==> flow/design.v <==
module bit32_2to1mux(out,sel,in1,in2);
input [31:0] in1,in2;
output [31:0] out;
input sel;
assign out = sel ? in2 : in1;
endmodule
module bit32AND (out,in1,in2);
input [31:0] in1,in2;
output [31:0] out;
assign {out}=in1 &in2;
endmodule
module bit32OR (out,in1,in2);
input [31:0] in1,in2;
output [31:0] out;
assign {out}=in1 | in2;
endmodule
module FA_dataflow (Cout, Sum,In1,In2,Cin);
input[31:0] In1,In2;
input Cin;
output Cout;
output[31:0] Sum;
assign {Cout,Sum}=In1+In2+Cin;
endmodule
module bit32_3to1_mux(out,sel,in1,in2,in3);
    input [31:0] in1, in2, in3;
    output [31:0] out;
    input [1:0] sel;
    wire[31:0] out1;
    bit32_2to1mux mux1(out1,sel[0],in1,in2);
    bit32_2to1mux mux2(out,sel[1],out1,in3);
endmodule
module ALU(in1, in2,binvert,carryin,op,result,carryout);
    input [31:0] in1,in2;
    output [31:0] result;
    input [1:0] op;
    input carryin;
    input binvert;
    output carryout;
    wire [31:0] andresult,orresult,sum,
    binvertresult;
    wire[31:0] b_inv;
    assign b_inv = ~in2;    
    bit32_2to1mux mux1(binvertresult,
    binvert,in2,b_inv);
    bit32AND ander(andresult,in1,binvertresult);
    bit32OR orer(orresult,in1,binvertresult);
    FA_dataflow adde(carryout,sum,in1,binvertresult,
    carryin);
    bit32_3to1_mux mux2(result,op,andresult,
    orresult,sum);
endmodule
module alu_control(o0,o1,o2,op, ALUOp1, ALUOp0);
    output o0,o1,o2;
    input [5:0] op;
    input ALUOp1, ALUOp0;
    assign o2 = ALUOp0 | (ALUOp1 & op[1]);
    assign o1 = (~ALUOp1) | (~op[2]);
    assign o0 = ALUOp1 & (op[3] | op[0]);
endmodule
module ANDarray (RegDst,ALUSrc, MemtoReg, RegWrite, MemRead, MemWrite,Branch,ALUOp0,ALUOp1,Op);
input [5:0] Op;
output RegDst,ALUSrc,MemtoReg, RegWrite, MemRead, MemWrite,Branch,ALUOp0,ALUOp1;
wire Rformat, lw,sw,beq,addi;
assign Rformat= (~Op[0])& (~Op[1])& (~Op[2])& (~Op[3])& (~Op[4])& (~Op[5]);
assign lw = (Op[5]) & (~Op[4]) & (~Op[3]) & (~Op[2]) & (Op[1]) & (Op[0]);
assign sw = (Op[5]) & (~Op[4]) & (Op[3]) & (~Op[2]) & (Op[1]) & (Op[0]);
assign beq = (~Op[5]) & (~Op[4]) & (~Op[3]) & (Op[2]) & (~Op[1]) & (~Op[0]);
assign addi = (~Op[5]) & (~Op[4]) & (Op[3]) & (~Op[2]) & (~Op[1]) & (~Op[0]);
assign RegDst=Rformat;
assign ALUSrc = lw | sw | addi;
assign MemtoReg = lw;
assign RegWrite = Rformat | lw | addi;
assign MemRead = lw;
assign MemWrite = sw;
assign Branch = beq;
assign ALUOp1 = Rformat;
assign ALUOp0 = beq;
endmodule
module sign_extender(outp, inp);
output[31:0] outp;
input[15:0] inp;
assign outp = (inp[15]==1)? {16'hFFFF,inp} : {16'h0000,inp};
endmodule
module RegFile32(clk,reset,ReadReg1,ReadReg2,WriteData,WriteReg,RegWrite,ReadData1,ReadData2); 
input clk, reset, RegWrite;
input[31:0] WriteData;
output[31:0] ReadData1, ReadData2;
input[4:0] ReadReg1, ReadReg2, WriteReg;
reg[1023:0] registers;
always @ (posedge clk or negedge reset)
begin
if (!reset)
registers <= 1024'b00;
else if (RegWrite)
registers[WriteReg*32 +: 32] <= WriteData;
end
assign ReadData1 = registers[ReadReg1*32 +: 32];
assign ReadData2 = registers[ReadReg2*32 +: 32];
endmodule
module data_memory(clk,Address,WriteData,MemWrite,ReadData); 
input clk, MemWrite;
input[31:0] WriteData;
output[31:0] ReadData;
input[4:0] Address;
reg[1023:0] registers;
always @ (posedge clk)
begin
if (MemWrite)
registers[Address*32 +: 32] <= WriteData;
end
assign ReadData = registers[Address*32 +: 32];
endmodule
module SCDDataPath(ALUout, instr, reset, clk);
output[31:0] ALUout;
input clk, reset;
input[31:0] instr;
wire[31:0] ReadMemData,in1,in2,aluresult,signextended,instruction, ReadData1, ReadData2, WriteData;
wire RegDst, ALUSrc, MemtoReg, RegWrite, MemRead, MemWrite, Branch, ALUOp0, ALUOp1, ALUOp2;
wire o0, o1, o2, carryout;
wire[4:0] WriteReg;
assign instruction = instr;
ANDarray control_unit(RegDst,ALUSrc, MemtoReg, RegWrite, MemRead, MemWrite,Branch,ALUOp0,ALUOp1,instruction[31:26]);
assign WriteReg = (RegDst==1)? instruction[15:11] : instruction[20:16];
RegFile32 register_file(clk,reset,instruction[25:21],instruction[20:16],WriteData,WriteReg,RegWrite,ReadData1,ReadData2);
sign_extender sign_extend(signextended, instruction[15:0]);
bit32_2to1mux alu_src_mux(in2,ALUSrc,ReadData2,signextended);
alu_control alu_con_instancce(o0,o1,o2,instruction[5:0], ALUOp1, ALUOp0);
ALU alu_instance(ReadData1,in2,o2,o2,{o1,o0},ALUout,carryout);
data_memory data_mem_instance(clk,ALUout[4:0],ReadData2,MemWrite,ReadMemData);
bit32_2to1mux data_mem_mux(WriteData,MemtoReg,ALUout,ReadMemData);
endmodule
; ---- Reports on SCDDataPath
; Tool output for the design above before and after an edit, in the order of the flow.
; "orig" refers to lines of the RTL above, "edited" to lines of the edited file.
; "change" is "edited" less "orig", of the values as shown; "rel_change_pct" is that difference over "orig", in percent.
; Cell names lack the library's common part.
; A cell with n/a has no value.
[design]
top_module = SCDDataPath
clock = clk
cell_library = sky130hd
lib_corner = tt_025C_1v80

; ---- Diff
; The edit as a unified diff against the file above.
; The edit is scripted: it alters the design's behaviour and was not made to optimise anything.
; begin of diff
@@ -20,5 +20,5 @@
 output Cout;
 output[31:0] Sum;
-assign {Cout,Sum}=In1+In2+Cin;
+assign {Cout,Sum}=In1+In2-Cin;
 endmodule
 module bit32_3to1_mux(out,sel,in1,in2,in3);
; end of diff

; ---- Word level
; Counts by Yosys on the flattened word-level netlist (proc, flatten, opt, wreduce; memories kept). Register bits leave out memories and registers merged into their read ports (data or address); mux counts leave out enables and synchronous resets folded into registers. Print and check cells are left out. Cells with the same type and inputs are merged into one.
[op_classes]
columns = element, orig, edited, change, rel_change_pct
row1 = n_mux, 7, 7, 0, 0.00
row2 = n_logic, 49, 49, 0, 0.00
row3 = shift, 7, 7, 0, 0.00
row4 = n_addsub, 4, 4, 0, 0.00
[op_table]
columns = cell, orig, edited, change, rel_change_pct
row1 = adder 32 x 1 -> 32 bit, 1, 0, -1, -100.00
row2 = subtractor 32 x 1 -> 32 bit, 0, 1, 1, n/a
row3 = bitwise AND 1 bit, 25, 25, 0, 0.00
row4 = NOT 1 bit, 8, 8, 0, 0.00
row5 = OR 1 bit, 7, 7, 0, 0.00
row6 = two-way mux 32 bit, 6, 6, 0, 0.00
row7 = indexed select 1024 x 11 -> 32 bit, 3, 3, 0, 0.00
row8 = bitwise AND 1024 bit, 2, 2, 0, 0.00
row9 = negator 10 -> 33 bit, 2, 2, 0, 0.00
row10 = NOT 1024 bit, 2, 2, 0, 0.00
row11 = OR 1024 bit, 2, 2, 0, 0.00
row12 = variable shift 32 x 33 -> 1024 bit, 2, 2, 0, 0.00
row13 = variable shift 32 x 33 -> 1024 bit with constant A, 2, 2, 0, 0.00
row14 = adder 32 bit, 1, 1, 0, 0.00
row15 = bitwise AND 32 bit, 1, 1, 0, 0.00
row16 = two-way mux 5 bit, 1, 1, 0, 0.00
row17 = NOT 32 bit, 1, 1, 0, 0.00
row18 = OR 32 bit, 1, 1, 0, 0.00
[word_totals]
columns = element, orig, edited, change, rel_change_pct
row1 = input_bits, 34, 34, 0, 0.00
row2 = register_bits, 2048, 2048, 0, 0.00
row3 = out_inout_bits, 32, 32, 0, 0.00

; ---- Depth
; Depth = most cells in a row (Yosys ltp): at word level without a register or memory, in the mapped netlist without a sequential cell, where the memories' decode and read muxes count.
[depth]
columns = element, orig, edited, change, rel_change_pct
row1 = depth_word, 19, 19, 0, 0.00
row2 = ABC_AREA, 0, 0, n/a, n/a
row3 = depth_mapped, 33, 30, -3, -9.09
row4 = ltp_nobuf, 23, 23, 0, 0.00

; ---- Netlist
; Source: synth_stat.txt of the flow (Yosys; design flattened, memories mapped). It holds for the ABC_AREA given above (unset counts as 0); a run with the other value may have another netlist.
[types]
columns = cell_type, orig, edited, change, rel_change_pct
row1 = mux2_2, 1378, 457, -921, -66.84
row2 = nand2_1, 724, 1618, 894, 123.48
row3 = a21oi_1, 53, 755, 702, 1324.53
row4 = nor2_1, 127, 687, 560, 440.94
row5 = o21ai_0, 578, 1056, 478, 82.70
row6 = mux4_2, 876, 639, -237, -27.05
row7 = clkbuf_1, 537, 693, 156, 29.05
row8 = o22ai_1, 2, 110, 108, 5400.00
row9 = o21ai_1, 4, 105, 101, 2525.00
row10 = a22oi_1, 140, 41, -99, -70.71
row11 = inv_1, 89, 186, 97, 108.99
row12 = o221ai_1, 131, 38, -93, -70.99
row13 = a221oi_1, 3, 84, 81, 2700.00
row14 = nand3_1, 35, 113, 78, 222.86
row15 = mux2_1, 65, 3, -62, -95.38
row16 = nor3_1, 22, 84, 62, 281.82
row17 = buf_2, 152, 105, -47, -30.92
row18 = buf_1, 81, 115, 34, 41.98
; Not every row of either side is listed.
[synth_totals]
columns = element, orig, edited, change, rel_change_pct
row1 = cells, 7818, 9830, 2012, 25.74
row2 = area_mm2, 0.111587, 0.1093962, -0.0021908, -1.96
row3 = ff_cells, 2048, 2048, 0, 0.00
row4 = seqArea_mm2, 0.0563741, 0.0563741, 0.0000000, 0.00
; The figures by module come from a second, unflattened synthesis with its own total; it is not the netlist above.
[hier_totals]
columns = element, orig, edited, change, rel_change_pct
row1 = cells_unflattened, 8811, 8963, 152, 1.73
row2 = hier_area_mm2, 0.1137716, 0.1145536, 0.0007820, 0.69
; Rows give one instance, submodules left out.
[modules_orig]
columns = module, cells, area_mm2, instances
row1 = RegFile32, 4629, 0.0556872, 1
row2 = data_memory, 3594, 0.0525767, 1
row3 = bit32_2to1mux, 36, 0.0005443, 5
row4 = FA_dataflow, 259, 0.0018543, 1
row5 = sign_extender, 32, 0.0002402, 1
row6 = bit32AND, 32, 0.0002002, 1
row7 = bit32OR, 32, 0.0002002, 1
row8 = ALU, 32, 0.0001201, 1
row9 = ANDarray, 13, 0.0000963, 1
row10 = SCDDataPath, 5, 0.0000563, 1
row11 = alu_control, 3, 0.0000188, 1
row12 = bit32_3to1_mux, 0, 0, 1
[modules_edited]
columns = module, cells, area_mm2, instances
row1 = RegFile32, 4629, 0.0556872, 1
row2 = data_memory, 3594, 0.0525767, 1
row3 = bit32_2to1mux, 36, 0.0005443, 5
row4 = FA_dataflow, 411, 0.0026363, 1
row5 = sign_extender, 32, 0.0002402, 1
row6 = bit32AND, 32, 0.0002002, 1
row7 = bit32OR, 32, 0.0002002, 1
row8 = ALU, 32, 0.0001201, 1
row9 = ANDarray, 13, 0.0000963, 1
row10 = SCDDataPath, 5, 0.0000563, 1
row11 = alu_control, 3, 0.0000188, 1
row12 = bit32_3to1_mux, 0, 0, 1

; ---- Worst setup path after synthesis
; Source: OpenSTA report_checks on the synthesized netlist (no wires, ideal clock, input and output delay 20% of the period each), path of least setup slack; recovery checks are left aside. Register names are those of the netlist, which keeps one name where synthesis merged equal registers.
[synth_timing]
columns = element, orig, edited, change, rel_change_pct
row1 = kind, input to register, input to register, n/a, n/a
row2 = from, in instr[30], in instr[30], n/a, n/a
row3 = to, reg data_mem_instance.registers[0], reg data_mem_instance.registers[0], n/a, n/a
row4 = path_stages, 2, 3, 1, 50.00
row5 = in_delay_ns, 2.100, 2.100, 0.000, 0.00
row6 = slack_ns, -92.586, -36.723, 55.863, n/a
row7 = period_ns, 10.5, 10.5, 0.0, 0.00
row8 = path_delay_ns, 100.986, 45.123, -55.863, -55.32
row9 = t_arrival_ns, 98.170, 44.784, -53.386, -54.38
row10 = required_ns, 5.584, 8.061, 2.477, 44.36
row11 = synth_period_reached_ns, 103.086, 47.223, -55.863, -54.19
; "path_delay_ns" is the arrival time less input delay plus setup time.
; "path_stages" counts driving pins, that of a launching flip-flop among them; a cell with two outputs on the path counts twice.
; "synth_period_reached_ns" is the clock period less the worst setup slack; recovery checks do not enter. This is arithmetic on one report: input and output delays are still those of the set period (20% each).
; The rows between start and end are the longest chain of elaborated cells between them; the timing report does not say that the signal goes this way. Where chains are equally long, one stands for them.
; A line is the first line of the expression or statement that the cell stems from. Yosys adds cells for indexed reads and writes and turns some case tables into memories.
; Where a signal picks the word or bit written, the line may be left out of the assigning lines.
; orig: Only ways into the end's enable, where the timed path ends, are counted here.
[synth_between_orig]
cell_sequence = clkbuf_1 -> nor4_1
elab_chain_cells = 6
cells_between = 6
[synth_rtl_orig]
columns = element, line
row1 = "start, declared", 116  ; input[31:0] instr;
row2 = NOT 1 bit, 66  ; assign sw = (Op[5]) & (~Op[4]) & (Op[3]) & (~Op[2]) & (Op[1]) & (Op[0]);
row3 = bitwise AND 1 bit (5 in a row), 66
row4 = "end, declared", 105  ; reg[1023:0] registers;
; edited: Only ways into the end's enable, where the timed path ends, are counted here.
[synth_between_edited]
cell_sequence = nor2_1 -> nand2_1 -> nor2_1
elab_chain_cells = 6
cells_between = 6
[synth_rtl_edited]
columns = element, line
row1 = "start, declared", 116  ; input[31:0] instr;
row2 = NOT 1 bit, 66  ; assign sw = (Op[5]) & (~Op[4]) & (Op[3]) & (~Op[2]) & (Op[1]) & (Op[0]);
row3 = bitwise AND 1 bit (5 in a row), 66
row4 = "end, declared", 105  ; reg[1023:0] registers;

; ---- Worst path after layout
; Path of least setup slack in the final report of each run of pair A (OpenROAD, finished layout, wires in). Where an end is a register, its clock arrival counts in the times.
[layout_timing]
columns = element, orig, edited, change, rel_change_pct
row1 = kind, input to output, input to output, n/a, n/a
row2 = from, in instr[16], in instr[16], n/a, n/a
row3 = to, out ALUout[29], out ALUout[24], n/a, n/a
row4 = in_delay_ns, 2.06, 2.06, 0.00, 0.00
row5 = path_stages, 22, 24, 2, 9.09
row6 = period_ns, 10.3, 10.3, 0.0, 0.00
row7 = t_arrival_ns, 7.92, 8.05, 0.13, 1.64
row8 = slack_ns, 0.32, 0.19, -0.13, n/a
row9 = required_ns, 8.24, 8.24, 0.00, 0.00
; The rows between start and end are the longest chain of elaborated cells between them; the timing report does not say that the signal goes this way. Where chains are equally long, one stands for them.
[layout_between_orig]
cell_sequence = buf_8 -> buf_4 -> mux4_2 -> mux4_2 -> nand2_1 -> nand2_1 -> mux2i_1 -> xnor2_1 -> ha_1 -> a21o_1 -> and2_1 -> o21ai_0 -> nand2b_1 -> a31oi_1 -> nand3_1 -> o2111ai_1 -> a2111oi_0 -> nor2_1 -> xor2_1 -> a21oi_1 -> buf_4 -> clkdlybuf4s50_1
elab_chain_cells = 7
cells_between = 10
lines_between = 6
[layout_rtl_orig]
columns = element, line
row1 = "start, declared", 116  ; input[31:0] instr;
row2 = indexed select 1024 x 11 -> 32 bit, 98  ; assign ReadData2 = registers[ReadReg2*32 +: 32];
row3 = two-way mux 32 bit, 5  ; assign out = sel ? in2 : in1;
row4 = NOT 32 bit, 42  ; assign b_inv = ~in2;
row5 = two-way mux 32 bit, 5
row6 = adder 32 bit, 22  ; assign {Cout,Sum}=In1+In2+Cin;
row7 = adder 32 x 1 -> 32 bit, 22
row8 = two-way mux 32 bit, 5
row9 = "end, declared", 114  ; output[31:0] ALUout;
[layout_between_edited]
cell_sequence = buf_8 -> buf_12 -> buf_4 -> mux4_2 -> mux4_2 -> mux2i_4 -> nand2_1 -> o21ai_0 -> xnor2_1 -> inv_1 -> ha_1 -> inv_1 -> ha_1 -> a21o_1 -> a21oi_1 -> o31ai_1 -> buf_4 -> nor4_1 -> nor3_1 -> a21o_1 -> xor2_1 -> nand2_1 -> nand2_1 -> clkdlybuf4s50_1
elab_chain_cells = 7
cells_between = 10
lines_between = 6
[layout_rtl_edited]
columns = element, line
row1 = "start, declared", 116  ; input[31:0] instr;
row2 = indexed select 1024 x 11 -> 32 bit, 98  ; assign ReadData2 = registers[ReadReg2*32 +: 32];
row3 = two-way mux 32 bit, 5  ; assign out = sel ? in2 : in1;
row4 = NOT 32 bit, 42  ; assign b_inv = ~in2;
row5 = two-way mux 32 bit, 5
row6 = adder 32 bit, 22  ; assign {Cout,Sum}=In1+In2-Cin;
row7 = subtractor 32 x 1 -> 32 bit, 22
row8 = two-way mux 32 bit, 5
row9 = "end, declared", 114  ; output[31:0] ALUout;

; ---- Layout results
; Runs of the flow (Yosys, OpenROAD) on both versions; the two runs of a pair have the same settings. The constraints put input and output delay at 20% of the set period each and load the outputs with 0.01 pF.
[flow_settings_pair_A]
CORE_UTILIZATION = 40
period_ns = 10.3
CAP_MARGIN = 20
CORE_MARGIN = 2
SLEW_MARGIN = 20
[results_pair_A]
columns = element, orig, edited, change, rel_change_pct
row1 = total_die_area_mm2, 0.28321, 0.277692, -0.005518, -1.95
row2 = final_setup_tns_ns, 0.000, 0.000, 0.000, n/a
row3 = finish.stdcell_area_mm2, 0.124132, 0.12278, -0.001352, -1.09
row4 = totalPower_uw, 18607, 25081, 6474, 34.79
row5 = post_synth_area_mm2, 0.111587, 0.1093962, -0.0021908, -1.96
row6 = achieved_period_ns, 9.976, 10.106, 0.130, 1.30
row7 = ws_setup_ns, 0.324, 0.194, -0.130, n/a
[flow_settings_pair_B]
CAP_MARGIN = 35
CORE_ASPECT_RATIO = 1.07
CORE_UTILIZATION = 66
PLACE_DENSITY = 0.43
SETUP_SLACK_MARGIN = 1.05
SLEW_MARGIN = 20
period_ns = 5.71
CORE_MARGIN = 2
[results_pair_B]
columns = element, orig, edited, change, rel_change_pct
row1 = total_die_area_mm2, 0.172378, 0.169027, -0.003351, -1.94
row2 = final_setup_tns_ns, -1012.920, -1235.590, -222.670, n/a
row3 = finish.stdcell_area_mm2, 0.142239, 0.136073, -0.006166, -4.33
row4 = totalPower_uw, 34702, 52075, 17373, 50.06
row5 = post_synth_area_mm2, 0.111587, 0.1093962, -0.0021908, -1.96
row6 = achieved_period_ns, 7.261, 7.108, -0.153, -2.11
row7 = ws_setup_ns, -1.551, -1.398, 0.153, n/a
; "achieved_period_ns" = clock period - worst setup slack. The figure is calculated, with input and output delays left at 20% of the set period.
; "totalPower_uw" is the tool's figure for a default switching activity; nothing was simulated.
